==> flow/design.v <==
`default_nettype none
module cordic
( input  var [15:0] i_qph  
, output var [15:0] o_sin  
);
logic [15:0] i_x;
logic [15:0] i_y;
always_comb i_x = i_qph[15] ? 16'h0000 : 16'hDBD9;
always_comb i_y = i_qph[15] ? 16'hDBD9 : 16'h0000;
logic [22:0] cordic_angle [0:18];
always_comb cordic_angle[ 0] = 23'h25C80A;  
always_comb cordic_angle[ 1] = 23'h13F670;  
always_comb cordic_angle[ 2] = 23'h0A2223;  
always_comb cordic_angle[ 3] = 23'h05161A;  
always_comb cordic_angle[ 4] = 23'h028BAF;  
always_comb cordic_angle[ 5] = 23'h0145EC;  
always_comb cordic_angle[ 6] = 23'h00A2F8;  
always_comb cordic_angle[ 7] = 23'h00517C;  
always_comb cordic_angle[ 8] = 23'h0028BE;  
always_comb cordic_angle[ 9] = 23'h00145F;  
always_comb cordic_angle[10] = 23'h000A2F;  
always_comb cordic_angle[11] = 23'h000517;  
always_comb cordic_angle[12] = 23'h00028B;  
always_comb cordic_angle[13] = 23'h000145;  
always_comb cordic_angle[14] = 23'h0000A2;  
always_comb cordic_angle[15] = 23'h000051;  
always_comb cordic_angle[16] = 23'h000028;  
always_comb cordic_angle[17] = 23'h000014;  
always_comb cordic_angle[18] = 23'h00000A;  
/*verilator lint_off UNOPTFLAT*/
logic [18:0] x [0:19];
logic [18:0] y [0:19];
logic [22:0] p [0:19];
/*verilator lint_on UNOPTFLAT*/
always_comb x[0] = {1'b0, i_x, {2{1'b0}}};
always_comb y[0] = {1'b0, i_y, {2{1'b0}}};
always_comb p[0] = {i_qph, {7{1'b0}}};
/*verilator lint_off ALWCOMBORDER*/
for (genvar i = 0; i < 19; i = i + 1) begin: l_cordic_steps
  always_comb
    if (p[i][22]) begin
      x[i+1] = x[i] + (y[i] >>> (i+1));
      y[i+1] = y[i] - (x[i] >>> (i+1));
      p[i+1] = p[i] + cordic_angle[i];
    end else begin
      x[i+1] = x[i] - (y[i] >>> (i+1));
      y[i+1] = y[i] + (x[i] >>> (i+1));
      p[i+1] = p[i] - cordic_angle[i];
    end
end
/*verilator lint_on ALWCOMBORDER*/
always_comb
  if (i_qph > 16'd65508)   o_sin = 16'hFFFE;
  else if (i_qph < 16'd32) o_sin = i_qph + (i_qph >> 1);
  else                     o_sin = y[19][17:2];
endmodule
`default_nettype none
module saw2sin
( input  var        i_clk
, input  var [15:0] i_saw
, output var [15:0] o_sin
);
logic invert;
always_comb invert = i_saw[15];
logic reverse;
always_comb reverse = i_saw[14];
logic [15:0] qsaw;
always_comb qsaw = reverse
  ? {~i_saw[13:0], 2'b11}  
  : {i_saw[13:0], 2'b01};  
logic [15:0] qsin;
cordic cordic
( .i_qph (qsaw)
, .o_sin (qsin)
);
logic [16:0] sin;
always_ff @(posedge i_clk) sin <= reverse
  ? (invert ? ~{1'b1, qsin[15:0]}           
            : {1'b1, qsin[15:0]} + 17'd1)   
  : (invert ? ~{1'b1, qsin[15:0]} + 17'd2   
            : {1'b1, qsin[15:0]} + 17'd0);  
always_comb o_sin = sin[16:1];
endmodule
-- From RTL to reports: saw2sin
Tool output for the design above, in the order of the flow.
Line numbers count from 1 in the design file above.
Operators: Yosys type, input widths -> output width; for muxes data width and select width s.
Cell names lack the library's common part.
A cell with -- has no value.
- top module: saw2sin
- clock port: i_clk
- standard-cell library: sky130hd
- corner: tt_025C_1v80

-- Word level
Yosys after proc, flatten, opt, wreduce and memory -nomap, before mapping. Enables and synchronous resets that opt folds into registers are not counted as muxes. Print and check cells are not counted. Equal cells are merged and count once.
- output and inout port bits: 16
- noted word width x clocked read ports: 0
- noted word-level cells: 172
- input port bits at 17
- latch bits at 0
- flip-flop bits (word level) at 17
- bits in writable memories at 0
- memories: 0
- ROM bits at 0
- noted add/sub/neg operators: 107
- noted $lt $le $gt $ge: 2
- eq/ne operators: 0
- bitwise operators at 2
- noted shift-type cells: 0
- multiplexer cells: 60
- noted $mul: 0
- noted div/mod/pow operators: 0
- reductions and logical operators at 0
- operators with widths (cell ; count):
    $mux 19 ; 33
    $mux 23 ; 17
    $mux 16 ; 5
    $mux 17 ; 3
    $add 18x17->19 ; 2
    $sub 18x17->19 ; 2
    $add 19x10->19 ; 2
    $sub 19x10->19 ; 2
    $add 19x11->19 ; 2
    $sub 19x11->19 ; 2
    $add 19x12->19 ; 2
    $sub 19x12->19 ; 2
    $add 19x13->19 ; 2
    $sub 19x13->19 ; 2
    $add 19x14->19 ; 2
    $sub 19x14->19 ; 2
    $add 19x15->19 ; 2
    $sub 19x15->19 ; 2
    $add 19x16->19 ; 2
    $sub 19x16->19 ; 2
    $add 19x17->19 ; 2
    $sub 19x17->19 ; 2
    $add 19x3->19 ; 2
    $sub 19x3->19 ; 2
    $add 19x4->19 ; 2
    $sub 19x4->19 ; 2
    $add 19x5->19 ; 2
    $sub 19x5->19 ; 2
Other operator kinds: 56; their cells: 65.

-- Longest topological paths
Longest topological path by Yosys (ltp), each cell counted once; first at word level (registers and memories cut), then after technology mapping (sequential cells cut; the memories' decode and read muxes count).
- depth in word-level cells at 45
- ABC_AREA: 0
- noted gate-level depth with buffers: 347
- mapped depth without buffers at 320

-- Mapped cells and area
Source: synth_stat.txt of the flow (Yosys; design flattened, memories mapped). It holds for the ABC_AREA given above (unset counts as 0); a run with the other value may have another netlist.
Totals and module areas in this step are rounded.
- cell count: 6061
- chip area (Yosys): 44000 µm²
- sequential area at 320 µm²
- buffer cells: 104
- flip-flop cells: 16
- cells by type (cell type ; count ; area in all (µm²)):
    ha_1 ; 933 ; 1.17E+04
    xnor2_1 ; 624 ; 5.47E+03
    a21oi_1 ; 639 ; 3.2E+03
    xor2_1 ; 287 ; 2.51E+03
    inv_1 ; 577 ; 2.17E+03
    o21bai_1 ; 281 ; 2.11E+03
    a21o_1 ; 262 ; 1.97E+03
    nor2_1 ; 473 ; 1.78E+03
    o21ai_0 ; 346 ; 1.73E+03
    nand2_1 ; 291 ; 1.09E+03
    fa_1 ; 35 ; 700.672
    nand2b_1 ; 110 ; 688.16
    nor2b_1 ; 90 ; 563.04
    nor3_1 ; 112 ; 560.538
    o21a_1 ; 61 ; 457.939
    a31oi_1 ; 69 ; 431.664
    a21boi_0 ; 53 ; 397.882
    nand3_1 ; 76 ; 380.365
Not listed: further types 108, cells in them 742.
The figures by module come from a second, unflattened synthesis with its own total; it is not the netlist above.
- cell total of the unflattened synthesis at 5877
- area (unflattened synthesis) at 43000 µm²
Rows give one instance, submodules left out.
- by module (module ; instances ; seq. area (µm²) ; cells ; area (µm²)):
    cordic ; 1 ; 0.0 ; 5755 ; 42000
    saw2sin ; 1 ; 320 ; 122 ; 1100

-- Worst setup path after synthesis
OpenSTA on the mapped netlist: ideal clock, no wires. The path of least setup slack (recovery checks aside). Input and output delay are each 20% of the period. Register names are those of the netlist, which keeps one name where synthesis merged equal registers.
- kind: input to register
- from: input i_saw[13]
- to: register sin[16]
- library setup time at 0.059 ns
- noted path slack: -3.248 ns
- input delay: 14.000 ns
- noted period: 70.0 ns
- launch time at the first pin: 14.000 ns
- buffers on the path: 31
- noted path delay: 59.248 ns
- noted data arrival time: 73.189 ns
- noted required time: 69.941 ns
- driving pins on the path: 336
- noted synthesis period reached: 73.248 ns
"path delay" = arrival - input delay + setup time.
"driving pins on the path": output pins that drive a net of the path, with the launching flip-flop's if there is one; two outputs of one cell count as two.
"synthesis period reached" = period - worst setup slack (recovery checks aside). The figure is calculated, with input and output delays left at 20% of the set period.
The rows between start and end are the longest chain of elaborated cells between them; the timing report does not say that the signal goes this way. Where chains are equally long, one stands for them.
A line is the first line of the expression or statement that the cell stems from. Yosys adds cells for indexed reads and writes and turns some case tables into memories.
- cell sequence: buf_4 > xnor2_2 > buf_4 > clkbuf_1 > inv_1 > ha_1 > buf_1 > nand3_1 > nor4_1 > mux2i_1 > and2_1 > nand2_2 > clkinv_2 > ha_1 > nand4_1 > or3_4 > a2bb2oi_4 > nand2_4 > (+300 left out) > a21oi_1 > nor2b_1 > o21ai_0 > ha_1 > clkbuf_1 > a21oi_1 > nor2b_1 > a2111oi_0 > nor2_1 > nor2_1 > nor2b_1 > a31oi_1 > inv_1 > or4_1 > a311oi_2 > and3b_1 > a41oi_1 > and2_1
- cells in the longest elaborated chain: 45
- elaborated cells between the ends (all ways): 171
- classes of those cells: 107 x add/sub; 2 x compare; 60 x mux; 2 x logic
- RTL lines, path post-synthesis (item ; RTL line ; source):
    from (decl) ; 60 ; , input  var [15:0] i_saw
    $not 14->14 ; 69 ; ? {~i_saw[13:0], 2'b11}
    $mux 16 ; 68 ; always_comb qsaw = reverse
    $mux 16 ; 8 ; always_comb i_x = i_qph[15] ? 16'h0000 : 16'hDBD9;
    $sub 18x17->19 ; 46 ; x[i+1] = x[i] - (y[i] >>> (i+1));
    $mux 19 ; 41 ; if (p[i][22]) begin
    $add 19x17->19 ; 47 ; y[i+1] = y[i] + (x[i] >>> (i+1));
    $mux 19 ; 41 ;
    (+31 left out) ; -- ;
    $mux 18 ; 41 ;
    $mux 16 ; 54 ; else if (i_qph < 16'd32) o_sin = i_qph + (i_qph >> 1);
    $mux 16 ; 53 ; if (i_qph > 16'd65508)   o_sin = 16'hFFFE;
    $not 17->17 ; 80 ; : (invert ? ~{1'b1, qsin[15:0]} + 17'd2
    $add 17x2->17 ; 80 ;
    $mux 17 ; 80 ;
    $mux 17 ; 77 ; always_ff @(posedge i_clk) sin <= reverse
    to (assign) ; 77 ;
    to (decl) ; 76 ; logic [16:0] sin;

-- Worst path after layout
From the final timing report of entry C: the path of least setup slack in the routed layout; clock arrival at registers is part of the times.
- kind: input to register
- from: input i_saw[13]
- to: register sin[16]
- launch time at the first pin: 19.18 ns
- buffers on the path: 17
- noted data arrival time: 83.38 ns
- input delay: 19.18 ns
- noted path slack: 12.72 ns
- driving pins on the path: 327
- noted required time: 96.09 ns
- library setup time at 0.05 ns
- noted period: 95.9 ns
The rows between start and end are the longest chain of elaborated cells between them; the timing report does not say that the signal goes this way. Where chains are equally long, one stands for them.
- cell sequence: clkdlybuf4s50_1 > xnor2_2 > buf_4 > inv_1 > ha_1 > nand3_1 > nor4_1 > mux2i_1 > and2_1 > nand2_2 > clkinv_2 > ha_1 > a21oi_1 > o21ai_1 > a211oi_2 > nand2_4 > inv_1 > ha_1 > (+291 left out) > a21oi_1 > nor2b_1 > o21ai_1 > buf_4 > ha_1 > or2_2 > a21oi_1 > nand2b_1 > nor2_1 > nor2_1 > nor2b_1 > a31oi_1 > inv_1 > or4_1 > a311oi_2 > and3b_1 > a41oi_1 > and2_1
- cells in the longest elaborated chain: 45
- elaborated cells between the ends (all ways): 171
- classes of those cells: 107 x add/sub; 2 x compare; 60 x mux; 2 x logic
- RTL lines, path post-layout (item ; RTL line ; source):
    from (decl) ; 60 ; , input  var [15:0] i_saw
    $not 14->14 ; 69 ; ? {~i_saw[13:0], 2'b11}
    $mux 16 ; 68 ; always_comb qsaw = reverse
    $mux 16 ; 8 ; always_comb i_x = i_qph[15] ? 16'h0000 : 16'hDBD9;
    $sub 18x17->19 ; 46 ; x[i+1] = x[i] - (y[i] >>> (i+1));
    $mux 19 ; 41 ; if (p[i][22]) begin
    $add 19x17->19 ; 47 ; y[i+1] = y[i] + (x[i] >>> (i+1));
    $mux 19 ; 41 ;
    (+31 left out) ; -- ;
    $mux 18 ; 41 ;
    $mux 16 ; 54 ; else if (i_qph < 16'd32) o_sin = i_qph + (i_qph >> 1);
    $mux 16 ; 53 ; if (i_qph > 16'd65508)   o_sin = 16'hFFFE;
    $not 17->17 ; 80 ; : (invert ? ~{1'b1, qsin[15:0]} + 17'd2
    $add 17x2->17 ; 80 ;
    $mux 17 ; 80 ;
    $mux 17 ; 77 ; always_ff @(posedge i_clk) sin <= reverse
    to (assign) ; 77 ;
    to (decl) ; 76 ; logic [16:0] sin;

Appendix: measured runs

4 stored runs of saw2sin in the flow (synthesis by Yosys, layout by OpenROAD, sky130hd cells), in arbitrary order. Constraints: input delay and output delay 20% of the set period each, output load 0.01 pF.
"period reached" is the run's clock period less its worst setup slack. It is reckoned from that one timing run; input and output delays stay at 20% of the period that was set.
By "worst path time" is meant the share of the clock period that the worst setup path is allowed (20% is reserved at inputs, 20% at outputs), minus its slack. Clock arrival times at its registers enter into it.
Values from the reports are rounded here.

Entry A

==> flow/run.sh <==
#!/bin/bash
# the make line also repeats the synthesis and layout settings of config.mk as NAME=value (left out here)
make -C /OpenROAD-flow-scripts/flow DESIGN_CONFIG=/design/flow/config.mk WORK_HOME=/design/flow/orfs CLKGATE_MAP_FILE= finish
==> flow/config.mk <==
export PLATFORM = sky130hd
export DESIGN_NAME = saw2sin
export DESIGN_NICKNAME = saw2sin
export VERILOG_FILES = /design/flow/design.v
export SDC_FILE = /design/flow/constraint.sdc
export NUM_CORES = 4
export LEC_CHECK = 0
export ABC_AREA = 1
export CAP_MARGIN = 15
export CELL_PAD_IN_SITES_DETAIL_PLACEMENT = 2
export CELL_PAD_IN_SITES_GLOBAL_PLACEMENT = 1
export CORE_ASPECT_RATIO = 1.35
export CORE_MARGIN = 2
export CORE_UTILIZATION = 17
export CTS_CLUSTER_DIAMETER = 37
export CTS_CLUSTER_SIZE = 60
export GPL_ROUTABILITY_DRIVEN = 1
export GPL_TIMING_DRIVEN = 0
export HOLD_SLACK_MARGIN = -0.09
export MAX_ROUTING_LAYER = met5
export MIN_ROUTING_LAYER = met2
export PLACE_DENSITY = 0.83
export SETUP_SLACK_MARGIN = 2.98
export SLEW_MARGIN = 20
==> flow/constraint.sdc <==
create_clock -name core_clock -period 45.6 [get_ports {i_clk}]
set_input_delay 9.1200 -clock core_clock [delete_from_list [all_inputs] [get_ports {i_clk}]]
set_output_delay 9.1200 -clock core_clock [all_outputs]
set_load 0.01 [all_outputs]

Entry A: stopped before the end: routing reported GRT-0116.

Entry B

==> flow/run.sh <==
#!/bin/bash
# the make line also repeats the synthesis and layout settings of config.mk as NAME=value (left out here)
make -C /OpenROAD-flow-scripts/flow DESIGN_CONFIG=/design/flow/config.mk WORK_HOME=/design/flow/orfs CLKGATE_MAP_FILE= finish
==> flow/config.mk <==
export PLATFORM = sky130hd
export DESIGN_NAME = saw2sin
export DESIGN_NICKNAME = saw2sin
export VERILOG_FILES = /design/flow/design.v
export SDC_FILE = /design/flow/constraint.sdc
export NUM_CORES = 4
export LEC_CHECK = 0
export CAP_MARGIN = 20
export CELL_PAD_IN_SITES_DETAIL_PLACEMENT = 2
export CELL_PAD_IN_SITES_GLOBAL_PLACEMENT = 0
export CORE_MARGIN = 2
export CORE_UTILIZATION = 54
export CTS_CLUSTER_SIZE = 57
export MAX_ROUTING_LAYER = met4
export PLACE_DENSITY_LB_ADDON = 0.17
export SETUP_SLACK_MARGIN = -2.0
export SLEW_MARGIN = 20
==> flow/constraint.sdc <==
create_clock -name core_clock -period 95.9 [get_ports {i_clk}]
set_input_delay 19.1800 -clock core_clock [delete_from_list [all_inputs] [get_ports {i_clk}]]
set_output_delay 19.1800 -clock core_clock [all_outputs]
set_load 0.01 [all_outputs]

Entry B: stopped before the end: placement reported DPL-0033.

Entry C

==> flow/run.sh <==
#!/bin/bash
# the make line also repeats the synthesis and layout settings of config.mk as NAME=value (left out here)
make -C /OpenROAD-flow-scripts/flow DESIGN_CONFIG=/design/flow/config.mk WORK_HOME=/design/flow/orfs CLKGATE_MAP_FILE= finish
==> flow/config.mk <==
export PLATFORM = sky130hd
export DESIGN_NAME = saw2sin
export DESIGN_NICKNAME = saw2sin
export VERILOG_FILES = /design/flow/design.v
export SDC_FILE = /design/flow/constraint.sdc
export NUM_CORES = 4
export LEC_CHECK = 0
export CAP_MARGIN = 20
export CORE_MARGIN = 2
export CORE_UTILIZATION = 40
export CTS_CLUSTER_SIZE = 13
export HOLD_SLACK_MARGIN = 0.04
export PLACE_DENSITY_LB_ADDON = 0.17
export SLEW_MARGIN = 20
==> flow/constraint.sdc <==
create_clock -name core_clock -period 95.9 [get_ports {i_clk}]
set_input_delay 19.1800 -clock core_clock [delete_from_list [all_inputs] [get_ports {i_clk}]]
set_output_delay 19.1800 -clock core_clock [all_outputs]
set_load 0.01 [all_outputs]

Measured in entry C:
- utilization: 42%
- setup total negative slack at 0.000 ns
- total die area: 110000 µm²
- period reached: 83.184 ns
- setup slack of the worst path at 13 ns
- worst hold slack in the final report at 20 ns
- noted the worst path time: 64.00 ns
- type of the worst setup path: input to register
- chip area in the Yosys report: 44000 µm²
- standard-cell area of the final layout at 46000 µm²

Entry D

==> flow/run.sh <==
#!/bin/bash
# the make line also repeats the synthesis and layout settings of config.mk as NAME=value (left out here)
make -C /OpenROAD-flow-scripts/flow DESIGN_CONFIG=/design/flow/config.mk WORK_HOME=/design/flow/orfs CLKGATE_MAP_FILE= finish
==> flow/config.mk <==
export PLATFORM = sky130hd
export DESIGN_NAME = saw2sin
export DESIGN_NICKNAME = saw2sin
export VERILOG_FILES = /design/flow/design.v
export SDC_FILE = /design/flow/constraint.sdc
export NUM_CORES = 4
export LEC_CHECK = 0
export ABC_AREA = 1
export CAP_MARGIN = 25
export CELL_PAD_IN_SITES_DETAIL_PLACEMENT = 2
export CELL_PAD_IN_SITES_GLOBAL_PLACEMENT = 1
export CORE_ASPECT_RATIO = 1.35
export CORE_MARGIN = 2
export CORE_UTILIZATION = 28
export CTS_CLUSTER_DIAMETER = 226
export CTS_CLUSTER_SIZE = 60
export GPL_ROUTABILITY_DRIVEN = 1
export GPL_TIMING_DRIVEN = 0
export HOLD_SLACK_MARGIN = -0.09
export MAX_ROUTING_LAYER = met4
export MIN_ROUTING_LAYER = met2
export PLACE_DENSITY = 0.83
export SETUP_SLACK_MARGIN = 2.98
export SLEW_MARGIN = 20
==> flow/constraint.sdc <==
create_clock -name core_clock -period 55.4 [get_ports {i_clk}]
set_input_delay 11.0800 -clock core_clock [delete_from_list [all_inputs] [get_ports {i_clk}]]
set_output_delay 11.0800 -clock core_clock [all_outputs]
set_load 0.01 [all_outputs]

Entry D: stopped before the end: routing reported GRT-0116.
